==> flow/design.v <==
module ALU(
    input  [31:0] val_A,
    input  [31:0] val_B,
    input  [2:0]  ALU_op,
    output logic [31:0] ALU_out,
    output logic [7:0]  ALU_flags
);
    logic [31:0] sum_result;
    logic [31:0] diff_result;
    logic        overflow_add, overflow_sub;
    logic        signed_ge, signed_lt, signed_gt, signed_le;
    always_comb begin
        sum_result = $signed(val_A) + $signed(val_B);
        diff_result = $signed(val_A) - $signed(val_B);
        overflow_add = (val_A[31] == val_B[31]) && (val_A[31] != sum_result[31]);
        overflow_sub = (val_A[31] != val_B[31]) && (val_A[31] != diff_result[31]);
        signed_ge = ($signed(val_A) >= $signed(val_B));
        signed_lt = ($signed(val_A) < $signed(val_B));
        signed_gt = ($signed(val_A) > $signed(val_B));
        signed_le = ($signed(val_A) <= $signed(val_B));
        case(ALU_op)
            3'b000: begin  
                ALU_out = sum_result;
                ALU_flags[4] = overflow_add;
            end
            3'b001: begin  
                ALU_out = diff_result;
                ALU_flags[4] = overflow_sub;
            end
            3'b010: begin  
                ALU_out = val_A & val_B;
                ALU_flags[4] = 1'b0;
            end
            3'b011: begin  
                ALU_out = val_A | val_B;
                ALU_flags[4] = 1'b0;
            end
            3'b100: begin  
                ALU_out = val_A ^ val_B;
                ALU_flags[4] = 1'b0;
            end
            3'b101: begin  
                ALU_out = ~val_A;
                ALU_flags[4] = 1'b0;
            end
            default: begin  
                ALU_out = 32'b0;
                ALU_flags[4] = 1'b0;
            end
        endcase
        ALU_flags[7] = ALU_out[31];                     
        ALU_flags[6] = (ALU_out == 32'b0);              
        ALU_flags[5] = 1'b0;                            
        ALU_flags[3] = signed_ge;                       
        ALU_flags[2] = signed_lt;                       
        ALU_flags[1] = signed_gt;                       
        ALU_flags[0] = signed_le;                       
    end
endmodule
module shifter(
    input  [31:0] shift_in,     
    input  [1:0]  shift_op,     
    input  [4:0]  shift_amt,    
    output logic [31:0] shift_out   
);
    logic [4:0] valid_shift_amt;
    logic [31:0] rotate_amount;
    assign valid_shift_amt = (shift_amt > 5'd31) ? 5'd31 : shift_amt;
    assign rotate_amount = 32 - valid_shift_amt;
    always_comb begin
        case (shift_op)
            2'b00: begin  
                shift_out = shift_in << valid_shift_amt;
            end
            2'b01: begin  
                shift_out = shift_in >> valid_shift_amt;
            end
            2'b10: begin  
                shift_out = $signed(shift_in) >>> valid_shift_amt;
            end
            2'b11: begin  
                if (valid_shift_amt == 5'd0) begin
                    shift_out = shift_in;   
                end else begin
                    shift_out = (shift_in >> valid_shift_amt) | 
                               (shift_in << rotate_amount);
                end
            end
            default: begin  
                shift_out = shift_in;
            end
        endcase
    end
endmodule
module status_reg_block(
    input  clk,
    input  rst_n,
    input         en_status,     
    input         status_rdy,    
    input  [31:0] status_in,     
    output logic [31:0] status_out   
);
    logic [31:0] status_reg;
    assign status_out = status_rdy ? status_in : status_reg;
    always_ff @(posedge clk or negedge rst_n) begin
        if (!rst_n) begin
            status_reg <= 32'b0;   
        end else if (en_status) begin
            status_reg <= status_in;
        end
    end
endmodule
module regfile(
    input  clk,
    input  [31:0] w_data1,
    input  [3:0]  w_addr1,
    input         w_en1,
    input  [31:0] w_data2,
    input  [3:0]  w_addr2,
    input         w_en2,
    input  [31:0] w_data_ldr,
    input  [3:0]  w_addr_ldr,
    input         w_en_ldr,
    input  [3:0]  A_addr,
    input  [3:0]  B_addr,
    input  [3:0]  shift_addr,
    input  [3:0]  str_addr,
    input  [3:0]  reg_addr,
    input  [1:0]  sel_pc,
    input         load_pc,
    input  [10:0] start_pc,
    input  [10:0] dp_pc,
    output logic [31:0] A_data,
    output logic [31:0] B_data,
    output logic [31:0] shift_data,
    output logic [31:0] str_data,
    output logic [10:0] pc_out,
    output logic [31:0] reg_output
);
    logic [31:0] registers[1:15];   
    logic [10:0] pc_in;
    assign A_data      = (A_addr == 4'd0)     ? 32'b0 : registers[A_addr];
    assign B_data      = (B_addr == 4'd0)     ? 32'b0 : registers[B_addr];
    assign shift_data  = (shift_addr == 4'd0) ? 32'b0 : registers[shift_addr];
    assign str_data    = (str_addr == 4'd0)   ? 32'b0 : registers[str_addr];
    assign reg_output  = (reg_addr == 4'd0)   ? 32'b0 : registers[reg_addr];
    assign pc_out      = registers[4'd15][10:0];   
    assign pc_in       = pc_out + 1'b1;
    always_ff @(posedge clk) begin
        if (w_en1 && w_addr1 != 4'd0) begin
            registers[w_addr1] <= w_data1;
        end else if (w_en2 && w_addr2 != 4'd0) begin
            registers[w_addr2] <= w_data2;
        end else if (w_en_ldr && w_addr_ldr != 4'd0) begin
            registers[w_addr_ldr] <= w_data_ldr;
        end
        if (load_pc) begin
            case (sel_pc)
                2'b01: registers[4'd15] <= {21'b0, start_pc};
                2'b11: registers[4'd15] <= {21'b0, dp_pc};
                default: registers[4'd15] <= {21'b0, pc_in};
            endcase
        end
    end
endmodule
module idecoder(
    input  [31:0] instr,      
    output logic [3:0]  cond,       
    output logic [6:0]  opcode,     
    output logic        en_status,  
    output logic [3:0]  rn,         
    output logic [3:0]  rd,         
    output logic [3:0]  rs,         
    output logic [3:0]  rm,         
    output logic [1:0]  shift_op,   
    output logic [4:0]  imm5,       
    output logic [11:0] imm12,      
    output logic [23:0] imm24,      
    output logic        P,          
    output logic        U,          
    output logic        W           
);
    logic type_I;    
    logic type_RS;   
    assign cond = instr[31:28];       
    assign type_I = instr[25];        
    assign P = instr[24];             
    assign U = instr[23];             
    assign W = instr[21];             
    assign en_status = instr[20];     
    assign rn = instr[19:16];         
    assign rd = instr[15:12];         
    assign rs = instr[11:8];          
    assign rm = instr[3:0];           
    assign shift_op = instr[6:5];     
    assign imm5 = instr[11:7];        
    assign imm12 = instr[11:0];       
    assign imm24 = instr[23:0];       
    assign type_RS = ~type_I & (instr[4] == 1'b1);
    always_comb begin
        case (instr[27:26])
            2'b00: begin  
                if (instr[27:21] == 7'b0011001) begin  
                    opcode = 7'b0000000;
                end else if (instr[27:21] == 7'b0001000) begin  
                    opcode = 7'b0000001;
                end else if (instr[27:21] == 7'b0001001) begin  
                    if (instr[5] == 1'b0) begin   
                        opcode = 7'b1001001;
                    end else begin               
                        opcode = 7'b1001101;
                    end
                end else begin
                    if (type_I) begin
                        case (instr[24:21])
                            4'b0100: opcode = 7'b0000100;  
                            4'b0010: opcode = 7'b0001001;  
                            4'b1010: opcode = 7'b0001010;  
                            4'b0000: opcode = 7'b0001011;  
                            4'b1100: opcode = 7'b0001100;  
                            4'b0001: opcode = 7'b0001101;  
                            4'b1101: opcode = 7'b0000000;  
                            default: opcode = 7'b0000001;  
                        endcase
                    end else if (type_RS) begin
                        case (instr[24:21])
                            4'b0100: opcode = 7'b0111000;  
                            4'b0010: opcode = 7'b0111001;  
                            4'b1010: opcode = 7'b0111010;  
                            4'b0000: opcode = 7'b0111011;  
                            4'b1100: opcode = 7'b0111100;  
                            4'b0001: opcode = 7'b0111101;  
                            4'b1101: opcode = 7'b0110000;  
                            default: opcode = 7'b0000001;  
                        endcase
                    end else begin
                        case (instr[24:21])
                            4'b0100: opcode = 7'b0011000;  
                            4'b0010: opcode = 7'b0011001;  
                            4'b1010: opcode = 7'b0011010;  
                            4'b0000: opcode = 7'b0011011;  
                            4'b1100: opcode = 7'b0011100;  
                            4'b0001: opcode = 7'b0011101;  
                            4'b1101: opcode = 7'b0010000;  
                            default: opcode = 7'b0000001;  
                        endcase
                    end
                end
            end
            2'b01: begin  
                if (instr[20] == 1'b1) begin  
                    if (instr[25] == 1'b0) begin  
                        if (instr[19:16] == 4'b1111) begin  
                            opcode = 7'b1000000;
                        end else begin  
                            opcode = 7'b1100000;
                        end
                    end else begin  
                        opcode = 7'b1101000;
                    end
                end else begin  
                    if (instr[25] == 1'b0) begin  
                        opcode = 7'b1110000;
                    end else begin  
                        opcode = 7'b1111000;
                    end
                end
            end
            2'b10: begin  
                if (instr[25:24] == 2'b10) begin  
                    opcode = 7'b1001000;
                end else begin  
                    opcode = 7'b1001100;
                end
            end
            default: begin  
                opcode = 7'b0000001;  
            end
        endcase
    end
endmodule
module controller(
    input  clk,
    input  rst_n,
    input  [6:0]  opcode,
    input  [31:0] status_reg,
    input  [3:0]  cond,
    input         P,
    input         U,
    input         W,
    input         en_status_decode,
    output logic         waiting,
    output logic         w_en1,
    output logic         w_en2,
    output logic         w_en_ldr,
    output logic         sel_load_LR,
    output logic [1:0]   sel_A_in,
    output logic [1:0]   sel_B_in,
    output logic [1:0]   sel_shift_in,
    output logic         en_A,
    output logic         en_B,
    output logic         en_C,
    output logic         en_S,
    output logic         sel_A,
    output logic         sel_B,
    output logic         sel_post_indexing,
    output logic [2:0]   ALU_op,
    output logic         en_status,
    output logic         status_rdy,
    output logic         load_ir,
    output logic         load_pc,
    output logic [1:0]   sel_pc,
    output logic         ram_w_en1,
    output logic         ram_w_en2
);
    localparam [3:0] RESET = 4'd0;
    localparam [3:0] FETCH = 4'd1;
    localparam [3:0] FETCH_WAIT = 4'd2;
    localparam [3:0] DECODE = 4'd3;
    localparam [3:0] EXECUTE = 4'd4;
    localparam [3:0] MEMORY_INCREMENT_PC = 4'd5;
    localparam [3:0] MEMORY_WAIT = 4'd6;
    localparam [3:0] WRITE_BACK = 4'd7;
    localparam [3:0] LOAD_PC_START = 4'd8;
    localparam [6:0] NOP = 7'b0000000;
    localparam [6:0] HLT = 7'b0000001;
    localparam [6:0] MOV_I = 7'b0001000;
    localparam [3:0] CMP = 4'b1010;
    localparam [2:0] ALU_ADD = 3'b000;
    localparam [2:0] ALU_SUB = 3'b001;
    localparam [2:0] ALU_AND = 3'b010;
    localparam [2:0] ALU_ORR = 3'b011;
    localparam [2:0] ALU_XOR = 3'b100;
    logic N, Z, C, V;
    assign N = status_reg[31];
    assign Z = status_reg[30];
    assign C = status_reg[29];
    assign V = status_reg[28];
    logic [3:0] state;
    always_ff @(posedge clk or negedge rst_n) begin
        if (!rst_n) begin
            state <= RESET;
        end else begin
            case (state)
                RESET: begin
                    state <= LOAD_PC_START;
                end
                LOAD_PC_START: begin
                    state <= FETCH;
                end
                FETCH: begin
                    state <= FETCH_WAIT;
                end
                FETCH_WAIT: begin
                    state <= DECODE;
                end
                DECODE: begin
                    state <= EXECUTE;
                end
                EXECUTE: begin
                    state <= MEMORY_INCREMENT_PC;
                end
                MEMORY_INCREMENT_PC: begin
                    state <= MEMORY_WAIT;
                end
                MEMORY_WAIT: begin
                    state <= WRITE_BACK;
                end
                WRITE_BACK: begin
                    state <= FETCH;
                end
                default: begin
                    state <= RESET;
                end
            endcase
        end
    end
    always_comb begin
        waiting = 1'b1;
        w_en1 = 1'b0;
        w_en2 = 1'b0;
        w_en_ldr = 1'b0;
        sel_load_LR = 1'b0;
        sel_A_in = 2'b00;
        sel_B_in = 2'b00;
        sel_shift_in = 2'b00;
        en_A = 1'b0;
        en_B = 1'b0;
        en_C = 1'b0;
        en_S = 1'b0;
        sel_A = 1'b0;
        sel_B = 1'b0;
        sel_post_indexing = 1'b0;
        ALU_op = ALU_ADD;
        en_status = 1'b0;
        status_rdy = 1'b0;
        load_ir = 1'b0;
        load_pc = 1'b0;
        sel_pc = 2'b00;
        ram_w_en1 = 1'b0;
        ram_w_en2 = 1'b0;
        case (state)
            RESET: begin
                waiting = 1'b1;
            end
            LOAD_PC_START: begin
                waiting = 1'b1;
                load_pc = 1'b1;
                sel_pc = 2'b01;
            end
            FETCH: begin
                waiting = 1'b1;
            end
            FETCH_WAIT: begin
                waiting = 1'b1;
            end
            DECODE: begin
                waiting = 1'b1;
                load_ir = 1'b1;
            end
            EXECUTE: begin
                waiting = 1'b1;
                if (opcode[6] == 1'b0 && cond != 4'b1111) begin
                    if (opcode[3]) begin
                        en_A = 1'b1;
                    end
                    if (opcode[4]) begin
                        en_B = 1'b1;
                    end
                    en_S = 1'b1;
                    if (opcode[4]) begin
                        sel_shift_in = 2'b00;
                    end else begin
                        sel_shift_in = 2'b00;
                    end
                end 
                else if (opcode[6:5] == 2'b11 || opcode[6:3] == 4'b1000) begin
                    if (opcode[3] == 1'b0) begin
                        if (opcode[6:4] == 3'b100) begin  
                            sel_A_in = 2'b11;  
                        end
                        sel_B_in = 2'b00;  
                        en_A = 1'b1;
                        en_B = 1'b0;
                        en_S = 1'b0;
                        sel_shift_in = 2'b00;
                    end 
                    else begin
                        sel_A_in = 2'b00;  
                        sel_B_in = 2'b00;  
                        en_A = 1'b1;
                        en_B = 1'b1;
                        en_S = 1'b1;
                        sel_shift_in = 2'b00;
                    end
                end 
                else if (opcode[6:3] == 4'b1001) begin
                    en_A = 1'b0;
                    if (opcode[1]) begin
                        en_B = 1'b1;
                    end
                    en_S = 1'b1;
                    sel_shift_in = 2'b11;
                end
            end
            MEMORY_INCREMENT_PC: begin
                waiting = 1'b1;
                en_C = 1'b1;
                if (opcode[6] == 1'b0 && cond != 4'b1111) begin
                    sel_pc = 2'b00;
                    load_pc = 1'b1;
                    case (opcode[2:0])
                        3'b000: ALU_op = ALU_ADD;
                        3'b001: ALU_op = ALU_SUB;
                        3'b010: ALU_op = ALU_AND;
                        3'b011: ALU_op = ALU_ORR;
                        3'b100: ALU_op = ALU_XOR;
                        default: ALU_op = ALU_ADD;
                    endcase
                    if (opcode[3] == 1'b0) begin
                        sel_A = 1'b1;
                    end
                    if (opcode[4] == 1'b0) begin
                        sel_B = 1'b1;
                    end
                    sel_post_indexing = 1'b0;
                    sel_load_LR = 1'b0;
                    en_status = en_status_decode;
                    if (opcode[3:0] != CMP) begin
                        w_en1 = 1'b1;
                    end
                    ram_w_en2 = 1'b0;
                end 
                else if (opcode[6:5] == 2'b11 || opcode[6:3] == 4'b1000) begin
                    sel_pc = 2'b00;
                    load_pc = 1'b1;
                    if (U == 1'b0) begin
                        ALU_op = ALU_SUB;
                    end else begin
                        ALU_op = ALU_ADD;
                    end
                    sel_A = 1'b0;  
                    sel_post_indexing = ~P;
                    if (opcode[3] == 1'b1) begin
                        sel_B = 1'b0;  
                    end else begin
                        sel_B = 1'b1;  
                    end
                    sel_load_LR = 1'b0;
                    en_status = en_status_decode;
                    w_en1 = 1'b0;
                    w_en2 = ~P | W;
                    if (opcode[4] == 1'b1) begin  
                        ram_w_en2 = 1'b1;
                    end else begin  
                        ram_w_en2 = 1'b0;
                    end
                end 
                else if (opcode[6:3] == 4'b1001) begin
                    if ((cond == 4'b0000 && Z) || 
                        (cond == 4'b0001 && ~Z) || 
                        (cond == 4'b0010 && C) || 
                        (cond == 4'b0011 && ~C) || 
                        (cond == 4'b0100 && N) || 
                        (cond == 4'b0101 && ~N) || 
                        (cond == 4'b0110 && V) || 
                        (cond == 4'b0111 && ~V) || 
                        (cond == 4'b1000 && C && ~Z) || 
                        (cond == 4'b1001 && (~C || Z)) || 
                        (cond == 4'b1010 && (N == V)) || 
                        (cond == 4'b1011 && (N != V)) || 
                        (cond == 4'b1100 && (~Z && (N == V))) || 
                        (cond == 4'b1101 && (Z || (N != V))) || 
                        (cond == 4'b1110)) begin
                        sel_pc = 2'b11;
                        load_pc = 1'b1;
                    end else begin
                        sel_pc = 2'b00;
                        load_pc = 1'b1;
                    end
                    if (opcode[2] == 1'b1) begin
                        w_en1 = 1'b1;
                        sel_load_LR = 1'b0;
                    end
                    ALU_op = ALU_ADD;
                    sel_A = 1'b1;
                    if (opcode[1] == 1'b1) begin
                        sel_B = 1'b0;
                    end else begin
                        sel_B = 1'b1;
                    end
                    sel_post_indexing = 1'b0;
                    en_status = 1'b0;
                end
            end
            MEMORY_WAIT: begin
                waiting = 1'b1;
                status_rdy = 1'b1;
            end
            WRITE_BACK: begin
                waiting = 1'b1;
                if (opcode[6:4] == 3'b110 || opcode[6:3] == 4'b1000) begin
                    w_en_ldr = 1'b1;
                end
            end
            default: begin
                waiting = 1'b1;
            end
        endcase
    end
endmodule
module datapath(
    input  clk,
    input  rst_n,
    input  [3:0]  w_addr1,
    input         w_en1,
    input  [3:0]  w_addr2,
    input         w_en2,
    input  [3:0]  w_addr_ldr,
    input         w_en_ldr,
    input  [31:0] w_data_ldr,
    input  [3:0]  A_addr,
    input  [3:0]  B_addr,
    input  [3:0]  shift_addr,
    input  [3:0]  str_addr,
    input  [3:0]  reg_addr,       
    input  [1:0]  sel_pc,
    input         load_pc,
    input  [10:0] start_pc,
    input  [1:0]  sel_A_in,
    input  [1:0]  sel_B_in,
    input  [1:0]  sel_shift_in,
    input         en_A,
    input         en_B,
    input         en_S,
    input  [31:0] shift_imme,
    input         sel_shift,
    input  [1:0]  shift_op,
    input         sel_A,
    input         sel_B,
    input         sel_post_indexing,
    input  [31:0] imme_data,
    input  [2:0]  ALU_op,
    input         en_status,
    input         status_rdy,
    input  [31:0] LR_in,
    input         sel_load_LR,
    output logic [31:0] datapath_out,
    output logic [31:0] status_out,
    output logic [31:0] str_data,
    output logic [10:0] PC,
    output logic [31:0] reg_output
);  
    logic [31:0] A_data, B_data, shift_data, str_data_rf;
    logic [10:0] pc_out;
    logic [31:0] reg_output_rf;
    logic [31:0] shift_out;
    logic [31:0] val_A, val_B, ALU_out, shift_amt, status_in;
    logic [7:0]  ALU_flags;
    logic [31:0] A_in, B_in, shift_in;
    logic [31:0] A_reg, B_reg, S_reg, status_out_reg;
    logic [31:0] w_data1;
    logic [3:0]  w_addr1_in;
    assign PC = pc_out;
    assign reg_output = reg_output_rf;
    assign status_out = status_out_reg;
    assign str_data = str_data_rf;
    regfile regfile(
        .clk(clk),
        .w_data1(w_data1),
        .w_addr1(w_addr1_in),
        .w_en1(w_en1),
        .w_data2(ALU_out),
        .w_addr2(w_addr2),
        .w_en2(w_en2),
        .w_data_ldr(w_data_ldr),
        .w_addr_ldr(w_addr_ldr),
        .w_en_ldr(w_en_ldr),
        .sel_pc(sel_pc),
        .load_pc(load_pc),
        .start_pc(start_pc),
        .dp_pc(ALU_out[10:0]),
        .A_addr(A_addr),
        .B_addr(B_addr),
        .shift_addr(shift_addr),
        .str_addr(str_addr),
        .A_data(A_data),
        .B_data(B_data),
        .shift_data(shift_data),
        .str_data(str_data_rf),
        .pc_out(pc_out),
        .reg_output(reg_output_rf),
        .reg_addr(reg_addr)
    );
    shifter shifter(
        .shift_in(B_reg),
        .shift_op(shift_op),
        .shift_amt(S_reg[4:0]),
        .shift_out(shift_out)
    );
    ALU alu(
        .val_A(val_A),
        .val_B(val_B),
        .ALU_op(ALU_op),
        .ALU_out(ALU_out),
        .ALU_flags(ALU_flags)
    );
    status_reg_block status_reg(
        .clk(clk),
        .rst_n(rst_n),
        .en_status(en_status),
        .status_rdy(status_rdy),
        .status_in(status_in),
        .status_out(status_out_reg)
    );
    assign status_in = {24'b0, ALU_flags};
    assign datapath_out = sel_post_indexing ? val_A : ALU_out;
    assign w_data1 = sel_load_LR ? LR_in : ALU_out;
    assign w_addr1_in = sel_load_LR ? 4'd14 : w_addr1;   
    assign val_A = sel_A ? 32'b0 : A_reg;
    assign val_B = sel_B ? imme_data : shift_out; 
    assign shift_amt = sel_shift ? shift_in : shift_imme;
    always_comb begin
        case (sel_A_in)
            2'b00: A_in = A_data;         
            2'b01: A_in = ALU_out;        
            2'b11: A_in = {21'b0, pc_out};  
            default: A_in = A_data;
        endcase
    end
    always_comb begin
        case (sel_B_in)
            2'b00: B_in = B_data;         
            2'b01: B_in = ALU_out;        
            2'b11: B_in = val_B;          
            default: B_in = B_data;
        endcase
    end
    always_comb begin
        case (sel_shift_in)
            2'b00: shift_in = shift_data;  
            2'b01: shift_in = ALU_out;     
            2'b11: shift_in = 32'b0;       
            default: shift_in = shift_data;
        endcase
    end
    always_ff @(posedge clk or negedge rst_n) begin
        if (!rst_n) begin
            A_reg <= 32'b0;
        end else if (en_A) begin
            A_reg <= A_in;
        end
    end
    always_ff @(posedge clk or negedge rst_n) begin
        if (!rst_n) begin
            B_reg <= 32'b0;
        end else if (en_B) begin
            B_reg <= B_in;
        end
    end
    always_ff @(posedge clk or negedge rst_n) begin
        if (!rst_n) begin
            S_reg <= 32'b0;
        end else if (en_S) begin
            S_reg <= shift_amt;
        end
    end
endmodule
module cpu (
    input  clk,
    input  rst_n,
    input  [31:0] instr,
    input  [31:0] ram_data2,
    input  [10:0] start_pc,
    input  [3:0]  reg_addr,   
    output logic         waiting,
    output logic         ram_w_en1,
    output logic         ram_w_en2,
    output logic [10:0]  ram_addr2,
    output logic [31:0]  ram_in2,
    output logic [31:0]  status_out,
    output logic [31:0]  datapath_out,
    output logic [10:0]  pc_out,
    output logic [31:0]  reg_output
);
    logic [31:0] instr_reg;
    logic [3:0]  cond;            
    logic [6:0]  opcode;          
    logic        en_status_decode;  
    logic [3:0]  rn, rd, rs, rm;  
    logic [1:0]  shift_op;        
    logic [4:0]  imm5;            
    logic [11:0] imm12;           
    logic [23:0] imm24;           
    logic        P, U, W;         
    logic [3:0] rt;
    assign rt = rd;
    logic [31:0] status_out_dp;
    logic [31:0] datapath_out_dp;
    logic [31:0] str_data_dp;
    logic [10:0] pc_out_dp;
    logic [31:0] reg_output_dp;
    logic        waiting_ctrl;
    logic        w_en1, w_en2, w_en_ldr, sel_load_LR;
    logic [1:0]  sel_A_in, sel_B_in, sel_shift_in;
    logic        en_A, en_B, en_C, en_S;
    logic        sel_A, sel_B, sel_post_indexing;
    logic [2:0]  ALU_op;
    logic        en_status, status_rdy_ctrl;
    logic        load_ir, load_pc_ctrl;
    logic [1:0]  sel_pc_ctrl;
    logic        ram_w_en1_ctrl, ram_w_en2_ctrl;
    assign waiting = waiting_ctrl;
    assign status_out = status_out_dp;
    assign datapath_out = datapath_out_dp;
    assign pc_out = pc_out_dp;
    assign reg_output = reg_output_dp;
    assign ram_addr2 = datapath_out_dp[10:0];
    assign ram_in2 = str_data_dp;
    assign ram_w_en1 = ram_w_en1_ctrl;
    assign ram_w_en2 = ram_w_en2_ctrl;
    idecoder idecoder(
        .instr(instr_reg),
        .cond(cond),
        .opcode(opcode),
        .en_status(en_status_decode),
        .rn(rn),
        .rd(rd),
        .rs(rs),
        .rm(rm),
        .shift_op(shift_op),
        .imm5(imm5),
        .imm12(imm12),
        .imm24(imm24),
        .P(P),
        .U(U),
        .W(W)
    );
    datapath datapath(
        .clk(clk),
        .rst_n(rst_n),
        .LR_in(ram_data2),
        .sel_load_LR(sel_load_LR),
        .w_addr1(rd),
        .w_en1(w_en1),
        .w_addr2(rn),
        .w_en2(w_en2),
        .w_addr_ldr(rt),            
        .w_en_ldr(w_en_ldr),
        .w_data_ldr(ram_data2),     
        .A_addr(rn),
        .B_addr(rm),
        .shift_addr(rs),
        .str_addr(rt),
        .reg_addr(reg_addr),        
        .sel_pc(sel_pc_ctrl),
        .load_pc(load_pc_ctrl),
        .start_pc(start_pc),
        .sel_A_in(sel_A_in),
        .sel_B_in(sel_B_in),
        .sel_shift_in(sel_shift_in),
        .en_A(en_A),
        .en_B(en_B),
        .en_S(en_S),
        .shift_imme({27'd0, imm5}),
        .sel_shift(1'b0),           
        .shift_op(shift_op),
        .sel_A(sel_A),
        .sel_B(sel_B),
        .sel_post_indexing(sel_post_indexing),
        .imme_data({20'd0, imm12}),
        .ALU_op(ALU_op),
        .en_status(en_status),
        .status_rdy(status_rdy_ctrl),
        .datapath_out(datapath_out_dp),
        .status_out(status_out_dp),
        .str_data(str_data_dp),
        .PC(pc_out_dp),
        .reg_output(reg_output_dp)
    );
    controller controller(
        .clk(clk),
        .rst_n(rst_n),
        .opcode(opcode),
        .status_reg(status_out_dp),
        .cond(cond),
        .P(P),
        .U(U),
        .W(W),
        .en_status_decode(en_status_decode),
        .waiting(waiting_ctrl),
        .w_en1(w_en1),
        .w_en2(w_en2),
        .w_en_ldr(w_en_ldr),
        .sel_load_LR(sel_load_LR),
        .sel_A_in(sel_A_in),
        .sel_B_in(sel_B_in),
        .sel_shift_in(sel_shift_in),
        .en_A(en_A),
        .en_B(en_B),
        .en_C(en_C),
        .en_S(en_S),
        .sel_A(sel_A),
        .sel_B(sel_B),
        .sel_post_indexing(sel_post_indexing),
        .ALU_op(ALU_op),
        .en_status(en_status),
        .status_rdy(status_rdy_ctrl),
        .load_ir(load_ir),
        .load_pc(load_pc_ctrl),
        .sel_pc(sel_pc_ctrl),
        .ram_w_en1(ram_w_en1_ctrl),
        .ram_w_en2(ram_w_en2_ctrl)
    );
    always_ff @(posedge clk or negedge rst_n) begin
        if (!rst_n) begin
            instr_reg <= 32'b0;
        end else if (load_ir) begin
            instr_reg <= instr;
        end
    end
endmodule
Reports on cpu --
The steps from the RTL of cpu to its reports follow in flow order. Line numbers count from 1 in the design file above. Cell names lack the library's common part. Not given: n/a
Set-up: top cpu, clock input clk, cell library sky130hd, corner tt_025C_1v80

After elaboration --
Yosys after proc, flatten, opt, wreduce and memory -nomap, before mapping. Enables and synchronous resets that opt folds into registers are not counted as muxes. Memory bits, and registers merged into a memory's read port (data or address), are not among the register bits. Print and check cells are not counted. Memory sizes are those after Yosys's memory passes, which may raise the word count (mostly to a power of two), join words into wider ones and drop unused or constant bits.
Word-level totals: register bits 108, RAM bits 480, memory bits (read-only) 64, word width x clocked read ports 4, memories kept 2, bits of input ports 81
Memories:
- datapath.regfile.registers | depth 15, bits a word 32, rd ports 5, wr ports 2, line 140 | logic [31:0] registers[1:15];
- (name not given) | depth 16, bits a word 4, rd ports 1, wr ports 0, line 344 | case (state)
Operators by class: $add $sub $neg 4, $lt $le $gt $ge 5, equality and inequality tests 62, shift operators 4, mux-type cells 125, bitwise operators 17, reductions and logical operators 56
Operator list (number):
- 32-bit two-way mux | 24
- 32-bit parallel mux with 6-bit select | 1
- 32-bit parallel mux with 4-bit select | 1
- 32-bit OR | 2
- 32-bit parallel mux with 2-bit select | 1
- 1-bit two-way mux | 62
- 4-bit equality test (second input constant) | 14
- 7-bit two-way mux | 7
- 6-bit parallel mux with 7-bit select | 1
- 4-bit by 3-bit equality test with 1-bit output (second input constant) | 9
- 5-bit parallel mux with 7-bit select | 1
- 32-bit adder | 1
- 32-bit subtractor | 1
- 32-bit >= comparator | 1
- 32-bit greater-than comparator | 1
- 32-bit less-or-equal comparator | 1
- 32-bit less-than comparator | 1
- 32-bit bitwise AND | 1
- 32-bit XOR | 1
- 32-bit by 32-bit << shifter with 32-bit output | 1
- 32-bit by 5-bit << shifter with 32-bit output | 1
- 32-bit by 5-bit >> shifter with 32-bit output | 1
- 32-bit by 5-bit >>> shifter with 32-bit output | 1
- 32-bit inverter | 1
- 32-bit zero test | 1
- 32-bit OR reduction | 1
- 4-bit parallel mux with 7-bit select | 1
- 4-bit zero test | 6
Other operator kinds: 42; their cells: 128.

Longest topological paths --
Depth = most cells in a row (Yosys ltp): at word level without a register or memory, in the mapped netlist without a sequential cell, where the memories' decode and read muxes count.
Depth: depth in word-level cells 26, ABC_AREA 0, depth in mapped cells 29

Mapped cells and area --
Yosys stat after the flow's synthesis: flattened, memories mapped to cells. It holds for the ABC_AREA given above (unset counts as 0); a run with the other value may have another netlist.
Cells by type:
- edfxtp_1 | number 459, area in all 1.38E+04 um^2
- mux4_2 | number 417, area in all 9.39E+03 um^2
- dfrtp_1 | number 112, area in all 2.8E+03 um^2
- mux2i_1 | number 247, area in all 2.47E+03 um^2
- mux2_2 | number 147, area in all 1.66E+03 um^2
- nand2_1 | number 425, area in all 1595.28 um^2
- nor2_1 | number 399, area in all 1.5E+03 um^2
- a21oi_1 | number 296, area in all 1.48E+03 um^2
- ha_1 | number 115, area in all 1438.88 um^2
- a211oi_1 | number 170, area in all 1.28E+03 um^2
- o21ai_0 | number 248, area in all 1241.19 um^2
- clkbuf_1 | number 303, area in all 1.14E+03 um^2
- a22oi_1 | number 80, area in all 600.576 um^2
- o211ai_1 | number 80, area in all 600.576 um^2
- buf_4 | number 59, area in all 442.925 um^2
- dfxtp_1 | number 21, area in all 420.403 um^2
- a21o_1 | number 52, area in all 390.374 um^2
- inv_1 | number 104, area in all 390.374 um^2
Other cell types: 99; their cells: 763.
Mapped netlist: standard cells after synthesis 4497, cell area after synthesis 48043.6 um^2, sequential part of the area 17006.3 um^2, flip-flop cells 592, buffer cells 459
By module: a second synthesis without flattening, with its own total; a netlist apart from the flattened one above.
Second synthesis, totals: cells (unflattened synthesis) 5114, area total of the unflattened synthesis 58070.7 um^2
Each row is one instance without its submodules.
Modules:
- regfile | times used 1, cells 2284, area 34712.0 um^2, seq. area 14203.6 um^2
- shifter | times used 1, cells 922, area 7121.8 um^2, seq. area 0.0 um^2
- ALU | times used 1, cells 927, area 5944.5 um^2, seq. area 0.0 um^2
- datapath | times used 1, cells 569, area 5330.1 um^2, seq. area 1726.7 um^2
- status_reg_block | times used 1, cells 104, area 1889.3 um^2, seq. area 800.8 um^2
- cpu | times used 1, cells 80, area 1431.4 um^2, seq. area 800.8 um^2
- idecoder | times used 1, cells 121, area 872.1 um^2, seq. area 0.0 um^2
- controller | times used 1, cells 107, area 769.5 um^2, seq. area 100.1 um^2

Timing after synthesis --
Path of least setup slack by OpenSTA after synthesis, without wires, with an ideal clock, recovery checks aside; 20% of the period is set as input and as output delay. Where synthesis merged equal registers, the netlist keeps one of their names.
Path after synthesis: path type flip-flop to output port, from register instr_reg[26], to output status_out[6], period 12000 ps, output delay 2400 ps, launch time at the first pin 0 ps, data arrival time 6714 ps, required time 9600 ps, slack 2886 ps, path delay 6714 ps, driving pins on the path 28, buffers on the path 2, period reached after synthesis 9114 ps
"path delay" is the arrival time less input delay plus setup time. A path that ends at an output port has no setup time. "driving pins on the path": output pins that drive a net of the path, with the launching flip-flop's if there is one; two outputs of one cell count as two. "period reached after synthesis" is the clock period less the worst setup slack; recovery checks do not enter. This is arithmetic on one report: input and output delays are still those of the set period (20% each). Between the ends stands the longest chain of elaborated cells between them, by number of cells; it is not shown to be the way that was timed. Of several equally long chains one is given. A line is the first line of the expression or statement that the cell stems from. Yosys adds cells for indexed reads and writes and turns some case tables into memories.
Between the ends, after synthesis: cells stage by stage dfrtp_1 -> inv_1 -> ha_1 -> inv_2 -> a2111oi_2 -> a22o_1 -> a21oi_1 -> o21ai_1 -> nand2_1 -> a21oi_1 -> or3_1 -> clkbuf_1 -> buf_1 -> o211ai_1 -> o21a_1 -> ha_1 -> or4_1 -> nand2b_4 -> a311oi_1 -> o31ai_2 -> o21ai_2 -> a31oi_1 -> o41ai_1 -> xnor2_1 -> o211ai_1 -> or4_1 -> or4_1 -> o21ai_1, cells in the longest elaborated chain 15, elaborated cells between the ends (all ways) 52, classes of those cells add/sub (2); eq/ne (17); mux (23); logic (5); reduce/logical (5)
Ends and longest elaborated chain, after synthesis:
- start: declaration | line 746 | logic [31:0] instr_reg;
- start: assignment | line 877 | instr_reg <= 32'b0;
- start: assignment | line 879 | instr_reg <= instr;
- 7-bit by 4-bit equality test with 1-bit output | line 207 | end else if (instr[27:21] == 7'b0001001) begin
- 7-bit two-way mux | line 207
- 7-bit two-way mux | line 205 | end else if (instr[27:21] == 7'b0001000) begin
- 7-bit two-way mux | line 203 | if (instr[27:21] == 7'b0011001) begin
- 7-bit parallel mux with 3-bit select | line 201 | case (instr[27:26])
- 4-bit equality test | line 519 | else if (opcode[6:3] == 4'b1001) begin
- 1-bit two-way mux | line 519
- 1-bit two-way mux | line 494 | else if (opcode[6:5] == 2'b11 || opcode[6:3] == 4'b1000) begin
- 1-bit two-way mux | line 469 | if (opcode[6] == 1'b0 && cond != 4'b1111) begin
- 1-bit two-way mux | line 402 | case (state)
- 32-bit two-way mux | line 680 | assign val_A = sel_A ? 32'b0 : A_reg;
- 32-bit subtractor | line 14 | diff_result = $signed(val_A) - $signed(val_B);
- 32-bit parallel mux with 6-bit select | line 21 | case(ALU_op)
- 32-bit zero test | line 52 | ALU_flags[6] = (ALU_out == 32'b0);
- 8-bit two-way mux | line 104 | assign status_out = status_rdy ? status_in : status_reg;
- end: declaration | line 741 | output logic [31:0]  status_out,

Path in the finished layout --
Path of least setup slack in the final report of flow run A (OpenROAD, finished layout, wires in). Where an end is a register, its clock arrival counts in the times. The report prints the path's times to 10 ps; the period is as set.
Path post-layout: path type flip-flop to output port, from register datapath.S_reg[0], to output status_out[6], period 14900 ps, output delay 2980 ps, launch time at the first pin 650 ps, data arrival time 10360 ps, required time 11920 ps, slack 1560 ps, driving pins on the path 25, buffers on the path 1
Between the ends stands the longest chain of elaborated cells between them, by number of cells; it is not shown to be the way that was timed. Of several equally long chains one is given.
Between the ends, post-layout: cells stage by stage dfrtp_4 -> nor3_1 -> nand2_1 -> inv_1 -> ha_1 -> nand2b_1 -> nor2_1 -> nand2_1 -> o21ai_0 -> a21oi_1 -> o31ai_1 -> ha_1 -> nor3_1 -> o31ai_1 -> a311oi_1 -> o31ai_2 -> o21bai_1 -> a311oi_1 -> o2111ai_1 -> a221oi_1 -> nand3b_1 -> or4_1 -> or4_1 -> o21ai_1 -> clkdlybuf4s50_1, cells in the longest elaborated chain 12, elaborated cells between the ends (all ways) 20, classes of those cells add/sub (3); compare (1); shift (4); mux (6); logic (4); reduce/logical (2)
Ends and longest elaborated chain, post-layout:
- start: declaration | line 621 | logic [31:0] A_reg, B_reg, S_reg, status_out_reg;
- start: assignment | line 723 | S_reg <= 32'b0;
- start: assignment | line 725 | S_reg <= shift_amt;
- 5-bit greater-than comparator | line 68 | assign valid_shift_amt = (shift_amt > 5'd31) ? 5'd31 : shift_amt;
- 5-bit two-way mux | line 68
- 6-bit by 5-bit subtractor with 7-bit output | line 69 | assign rotate_amount = 32 - valid_shift_amt;
- 32-bit by 32-bit << shifter with 32-bit output | line 86 | (shift_in << rotate_amount);
- 32-bit OR | line 85 | shift_out = (shift_in >> valid_shift_amt) |
- 32-bit two-way mux | line 82 | if (valid_shift_amt == 5'd0) begin
- 32-bit parallel mux with 4-bit select | line 71 | case (shift_op)
- 32-bit two-way mux | line 681 | assign val_B = sel_B ? imme_data : shift_out;
- 32-bit subtractor | line 14 | diff_result = $signed(val_A) - $signed(val_B);
- 32-bit parallel mux with 6-bit select | line 21 | case(ALU_op)
- 32-bit zero test | line 52 | ALU_flags[6] = (ALU_out == 32'b0);
- 8-bit two-way mux | line 104 | assign status_out = status_rdy ? status_in : status_reg;
- end: declaration | line 741 | output logic [31:0]  status_out,

Measured results for cpu: 3 stored runs of the Yosys and OpenROAD flow on sky130hd. The settings differ; the order carries no meaning. The constraints put input and output delay at 20% of the set period each and load the outputs with 0.01 pF.
"time on the worst setup path" = time allowed to the worst setup path (clock period - input delay - output delay, where it has them) - its slack; a late launch clock adds to it, a late capture clock takes from it.
"time on the worst setup path" is known to 10 ps.

* Flow run A | settings: CAP_MARGIN 40; period_ns 14.9; CORE_MARGIN 2; CORE_UTILIZATION 40; SLEW_MARGIN 20 | results: synthesized cell area 48043.6 um^2; time on the worst setup path 10360 ps; critical path kind flip-flop to output port; final utilization 45.6%; setup slack of the critical path 1565 ps; die area 122896.0 um^2; standard-cell area after routing 54496.0 um^2; worst hold slack after layout 480 ps
* Flow run B | settings: CAP_MARGIN 40; period_ns 12.0; CORE_MARGIN 2; CORE_UTILIZATION 40; SLEW_MARGIN 20 | results: synthesized cell area 48043.6 um^2; time on the worst setup path 9260 ps; critical path kind flip-flop to output port; final utilization 45.9%; setup slack of the critical path 344 ps; die area 122896.0 um^2; standard-cell area after routing 54813.8 um^2; worst hold slack after layout 481 ps
* Flow run C | settings: CAP_MARGIN 40; CELL_PAD_IN_SITES_DETAIL_PLACEMENT 1; CORE_MARGIN 10; CORE_UTILIZATION 25; CTS_CLUSTER_DIAMETER 352; CTS_CLUSTER_SIZE 33; HOLD_SLACK_MARGIN 0.22; MAX_ROUTING_LAYER met4; MIN_ROUTING_LAYER met1; PLACE_DENSITY_LB_ADDON 0.06; TNS_END_PERCENT 95; period_ns 12.0; SLEW_MARGIN 20 | results: synthesized cell area 48043.6 um^2; time on the worst setup path 9260 ps; critical path kind flip-flop to output port; final utilization 28.7%; setup slack of the critical path 339 ps; die area 210108.0 um^2; standard-cell area after routing 54775.0 um^2; worst hold slack after layout 505 ps
